==> flow/design.v <==
module storage(input pclk,input we,input pwrite,input [31:0]paddr,input [31:0]pwdata,input [3:0]pstrb,output reg [31:0]prdata);
  reg [31:0]memory[0:31];
  always @(posedge pclk) begin
    if(we) begin
      		if(pstrb==4'b0) begin
            	memory[paddr[4:0]]<=pwdata;
            end
            else begin
              if (pstrb[0]) memory[paddr[4:0]][7:0]   <= pwdata[7:0];
            	if (pstrb[1]) memory[paddr[4:0]][15:8]  <= pwdata[15:8];
           		if (pstrb[2]) memory[paddr[4:0]][23:16] <= pwdata[23:16];
            	if (pstrb[3]) memory[paddr[4:0]][31:24] <= pwdata[31:24];
            end
    end
  end
  always @(*) begin
    if(pwrite) prdata=32'b0;
    else prdata=memory[paddr[4:0]];
  end
endmodule
module apb_slave( 
    input pclk,
    input psel,
    input penable,
    input preset, 
    input [31:0]paddr,
    input pwrite,
    input [2:0]pprot,
    input [31:0]pwdata,
    input [3:0]pstrb,
    output reg [31:0]prdata,
    output reg pslverr,
    output reg pready
  );
   reg ready;
   wire [31:0]rdata;
   storage m1(pclk,psel & penable & pwrite,pwrite,paddr,pwdata,pstrb,rdata);
   always @(*) begin
     ready=1'b0;
     if(psel & penable & pwrite) begin
            ready=~pready;
          end
     else if(psel & penable & ~pwrite) begin
            ready=~pready;
          end
     else if( ~penable) begin
            ready=1'b0;
          end
     pslverr=1'b0;
   end
   always @(posedge pclk)begin
     pready<=ready;
     prdata<=rdata;
   end   
 endmodule
module apb_master(
  input pclk, 
  input preset,
  input [31:0]paddr,
  input pwrite,
  input [2:0]pprot,
  input [31:0]pwdata,
  input [3:0]pstrb,
  output  reg[31:0]prdata,
  output pslverr,
  output reg penable,
  output reg [3:0]psel,
  output reg pready
);
  wire [31:0] prdata0,prdata1,prdata2,prdata3;
  wire pslverr0,pslverr1,pslverr2,pslverr3;
  wire pready0,pready1,pready2,pready3;
  apb_slave slave0 (pclk,psel[0],penable,preset,paddr,pwrite,pprot,pwdata,pstrb,prdata0,pslverr0,pready0);
  apb_slave slave1 (pclk,psel[1],penable,preset,paddr,pwrite,pprot,pwdata,pstrb,prdata1,pslverr1,pready1);
  apb_slave slave2 (pclk,psel[2],penable,preset,paddr,pwrite,pprot,pwdata,pstrb,prdata2,pslverr2,pready2);
  apb_slave slave3 (pclk,psel[3],penable,preset,paddr,pwrite,pprot,pwdata,pstrb,prdata3,pslverr3,pready3); 
  assign pslverr=pslverr0|pslverr1|pslverr2|pslverr3;
  reg [1:0]state,nextstate;
  parameter idle=2'b0,setup=2'd1,access=2'd2;
  always@(posedge pclk)begin
      if(~preset) state<=idle;
      else state<=nextstate;
  end
  always @(*) begin
    nextstate=idle;
    penable=1'b0;
    case (state)
      idle : begin
        penable=1'b0;
        if(|paddr) nextstate=setup;
        else nextstate=idle;
      end
      setup : begin
        penable=1'b0;
        if(|paddr) nextstate=access;
        else nextstate=idle;
      end
      access:  begin
        penable=1'b1;
        if ( (paddr!=4'b0) && (pready==1'b1)) nextstate=setup;
        else if( (paddr==4'b0) && (pready==1'b1)) nextstate=idle;
        else nextstate=access;
      end
       default nextstate=idle;
    endcase
    case (paddr[31:30])
        2'b00 : begin
                psel=4'b0001;
                prdata=prdata0;
                end
        2'b01 : begin
                psel=4'b0010;
                prdata=prdata1;
                end
        2'b10 : begin
                psel=4'b0100;
                prdata=prdata2;
                end
        2'b11 : begin
                psel=4'b1000;
                prdata=prdata3;
                end
    endcase
    pready=pready0|pready1|pready2|pready3;
  end
endmodule
From RTL to reports: apb_master

What the tools print for apb_master, step after step.
Lines are those of the file above, counted from 1.
The mark -- stands for no value.

Design top: apb_master
Clock: pclk
Library: sky130hd
Corner: tt_025C_1v80

Word-level counts

Source: Yosys, flattened and elaborated, memories not mapped. Widths are those after wreduce. Registers that Yosys merges into a memory's read port (data or address) are not register bits. Print and check cells do not count.
Yosys's memory passes give these memory sizes; they may raise the number of words (mostly to a power of two), join words into wider ones and drop unused or constant bits.

Register bits: 6
RAM bits: 4096
Clocked read ports x word width: 128
Memories kept: 4
Output and inout bits: 39
Word-level cells: 148

Equal/unequal tests: 5
Multiplexer cells: 90
Bitwise logic cells: 36
Reductions and logical operators: 8

Memory list:

| memory           | words | bits a word | rd ports | wr ports | RTL line | RTL |
| slave0.m1.memory | 32    | 32          | 1        | 1        | 2        | `reg [31:0]memory[0:31];` |
| slave1.m1.memory | 32    | 32          | 1        | 1        | 2        |  |
| slave2.m1.memory | 32    | 32          | 1        | 1        | 2        |  |
| slave3.m1.memory | 32    | 32          | 1        | 1        | 2        |  |

Operators with widths:

| operator                                                 | number |
| 32-bit 2-to-1 mux                                        | 29 |
| 32-bit parallel mux with 4-bit select                    | 1 |
| 8-bit 2-to-1 mux                                         | 16 |
| 1-bit 2-to-1 mux                                         | 39 |
| 32-bit logical NOT                                       | 1 |
| 32-bit nonzero test                                      | 1 |
| 32-bit OR reduction                                      | 1 |
| 1-bit OR                                                 | 19 |
| 4-bit parallel mux with 4-bit select                     | 1 |
| 1-bit AND                                                | 12 |
| 2-bit == test with constant B                            | 3 |
| 2-bit parallel mux with 3-bit select                     | 1 |
| 2-bit 2-to-1 mux                                         | 3 |
| 1-bit NOT                                                | 5 |
| 2-bit by 1-bit == test with 1-bit output with constant B | 2 |
| 2-bit logical NOT                                        | 2 |
| 4-bit logical NOT                                        | 1 |
| 1-bit logical AND                                        | 2 |

Logic depth

Yosys ltp: most cells in a row. Word level: on the elaborated netlist, between registers, memories and ports. Mapped: between sequential cells and ports; inverters and the memories' decode and read muxes count.

Word-level depth: 7
ABC_AREA: 0
Mapped depth: 8
Gate-level depth less buffers: 4

Netlist

The flow's flattened synthesis, as Yosys stat reports it; memories are mapped. The netlist is that of the ABC_AREA named above (0 if unset); the other value can give another one.

Cells by type:

| cell type                  | number |
| sky130_fd_sc_hd__edfxtp_1  | 4096 |
| sky130_fd_sc_hd__mux2i_1   | 2048 |
| sky130_fd_sc_hd__o22ai_1   | 1025 |
| sky130_fd_sc_hd__dfxtp_1   | 135 |
| sky130_fd_sc_hd__nor2_1    | 516 |
| sky130_fd_sc_hd__nor4_1    | 262 |
| sky130_fd_sc_hd__buf_2     | 245 |
| sky130_fd_sc_hd__clkbuf_1  | 252 |
| sky130_fd_sc_hd__mux4_2    | 32 |
| sky130_fd_sc_hd__a21oi_1   | 129 |
| sky130_fd_sc_hd__buf_1     | 66 |
| sky130_fd_sc_hd__nand2_1   | 39 |
| sky130_fd_sc_hd__nand3_1   | 14 |
| sky130_fd_sc_hd__nand4bb_1 | 6 |
| sky130_fd_sc_hd__nor2b_1   | 9 |
| sky130_fd_sc_hd__buf_4     | 7 |
| sky130_fd_sc_hd__or4b_1    | 4 |
| sky130_fd_sc_hd__nand4b_1  | 4 |

Not listed: further types 16, cells in them 29.

Mapped cells: 8918
Synthesis area: 0.1606403 mm²
Sequential area: 0.1257006 mm²
Flip-flop cells: 4231

By module: a second synthesis without flattening, with its own total; a netlist apart from the flattened one above.

Cells (unflattened synthesis): 9127
Area (unflattened synthesis): 0.1622444 mm²

Rows give one instance, submodules left out.

By module:

| module     | instances | cells | area (mm²) |
| storage    | 4         | 2228  | 0.0396293 |
| apb_slave  | 4         | 37    | 0.0006869 |
| apb_master | 1         | 67    | 0.0009797 |

Path before layout

Source: OpenSTA report_checks on the synthesized netlist (no wires, ideal clock, input and output delay 20% of the period each), path of least setup slack; recovery checks are left aside. Register names are those of the netlist, which keeps one name where synthesis merged equal registers.

Path kind: input-to-output
From: input port paddr[30]
To: output port prdata[10]
Period: 8000 ps
External input delay: 1600 ps
Output delay: 1600 ps
Arrival time: 2875 ps
Setup slack: 3525 ps
Path delay: 1275 ps
Stages on the path: 3
Period reached after synthesis: 4475 ps

"path delay" = arrival - input delay + setup time.
A path that ends at an output port has no setup time.
"stages on the path" counts driving pins, that of a launching flip-flop among them; a cell with two outputs on the path counts twice.
"period reached after synthesis" is the clock period less the worst setup slack; recovery checks do not enter. This is arithmetic on one report: input and output delays are still those of the set period (20% each).
Between the ends stands the longest chain of elaborated cells between them, by number of cells; it is not shown to be the way that was timed. Of several equally long chains one is given.
A line is the first line of the expression or statement that the cell stems from. Yosys adds cells for indexed reads and writes and turns some case tables into memories.

Cells stage by stage: sky130_fd_sc_hd__clkbuf_1 sky130_fd_sc_hd__buf_2 sky130_fd_sc_hd__mux4_2
Cells in the longest elaborated chain: 2
Elaborated cells on any way between the ends: 5
RTL lines with such cells: 1

Ends and longest elaborated chain, after synthesis:

| what                                  | RTL line | RTL |
| from (decl)                           | 59       | `input [31:0]paddr,` |
| 2-bit == test                         | 106      | `case (paddr[31:30])` |
| 32-bit parallel mux with 4-bit select | 106      |  |
| to (decl)                             | 64       | `output  reg[31:0]prdata,` |

Timing after layout

Path of least setup slack in the final report of flow run 1 (OpenROAD, finished layout, wires in). Where an end is a register, its clock arrival counts in the times.
The report prints the path's times to 10 ps; the period is as set.

Path kind: input-to-reg
From: input port paddr[1]
To: register slave2.prdata[31]
Period: 3310 ps
External input delay: 660 ps
Library setup time: 210 ps
Arrival time: 4270 ps
Setup slack: -190 ps
Stages on the path: 8

Cells stage by stage: sky130_fd_sc_hd__buf_4 sky130_fd_sc_hd__buf_2 sky130_fd_sc_hd__buf_4 sky130_fd_sc_hd__buf_2 sky130_fd_sc_hd__mux2i_1 sky130_fd_sc_hd__o22ai_1 sky130_fd_sc_hd__nor4_1 sky130_fd_sc_hd__a21oi_1

Ends and longest elaborated chain, after layout:

| what        | RTL line | RTL |
| from (decl) | 59       | `input [31:0]paddr,` |
| to (decl)   | 31       | `output reg [31:0]prdata,` |

No chain of elaborated cells between the ends is given.

## Implementation results

Measured data: module apb_master, platform sky130hd, 4 stored runs of the flow under differing settings, order arbitrary. Input and output delays are each 20% of the period that was set; the output load is 0.01 pF.
"reached clock period": clock period set for the run, less the worst setup slack. It is reckoned from that one timing run; input and output delays stay at 20% of the period that was set.
"worst path time": the worst setup path's part of the clock period (all of it between registers, 20% less for each end at a port) less its slack. A launch clock that arrives late makes it longer, a capture clock that arrives late makes it shorter.
"overall power": no workload was simulated; the value follows from the tool's default switching activity.
"worst path time" is given in steps of 10 ps.
Among the settings, n/a means not set for that run.

| setting or result                         | flow run 1   | flow run 2      | flow run 3      | flow run 4      |
| CAP_MARGIN                                | 25           | 15              | 35              | 20              |
| CELL_PAD_IN_SITES_DETAIL_PLACEMENT        | 2            | n/a             | n/a             | n/a             |
| CELL_PAD_IN_SITES_GLOBAL_PLACEMENT        | 1            | n/a             | 2               | n/a             |
| CORE_ASPECT_RATIO                         | 1.92         | 0.64            | n/a             | n/a             |
| CORE_MARGIN                               | 7            | 2               | 2               | 2               |
| CORE_UTILIZATION                          | 43           | 37              | 45              | 45              |
| CTS_CLUSTER_DIAMETER                      | 307          | n/a             | 298             | n/a             |
| CTS_CLUSTER_SIZE                          | 35           | n/a             | 10              | n/a             |
| GPL_TIMING_DRIVEN                         | 0            | n/a             | n/a             | n/a             |
| HOLD_SLACK_MARGIN                         | 0.05         | -0.05           | 0.11            | n/a             |
| MAX_ROUTING_LAYER                         | met4         | met4            | n/a             | n/a             |
| PLACE_DENSITY_LB_ADDON                    | 0.0          | n/a             | n/a             | n/a             |
| SETUP_SLACK_MARGIN                        | 0.12         | n/a             | 0.37            | 1.49            |
| SLEW_MARGIN                               | 40           | 10              | 20              | 20              |
| period_ns                                 | 3.31         | 6.3             | 8.0             | 5.56            |
| ABC_AREA                                  | n/a          | 1               | n/a             | n/a             |
| MIN_ROUTING_LAYER                         | n/a          | met1            | met2            | n/a             |
| PLACE_DENSITY                             | n/a          | 0.36            | 0.6             | 0.6             |
| chip area after synthesis (Yosys) (mm²)   | 0.1606403    | 0.1738505       | 0.1606403       | 0.1606403       |
| die outline area (mm²)                    | 0.391809     | 0.475504        | 0.361772        | 0.361772        |
| standard-cell area after routing (mm²)    | 0.180977     | 0.196745        | 0.181851        | 0.181803        |
| setup slack of the worst path (ps)        | -189         | 946             | 2378            | 1511            |
| total negative slack on setup checks (ps) | -3037        | 0               | 0               | 0               |
| worst hold slack in the final report (ps) | 100          | 418             | 419             | 427             |
| overall power (W)                         | 0.090854     | 0.060397        | 0.045695        | 0.065768        |
| reached clock period (ps)                 | 3499         | 5354            | 5622            | 4049            |
| worst path time (ps)                      | 2840         | 2830            | 2420            | 1820            |
| critical path kind                        | input-to-reg | input-to-output | input-to-output | input-to-output |
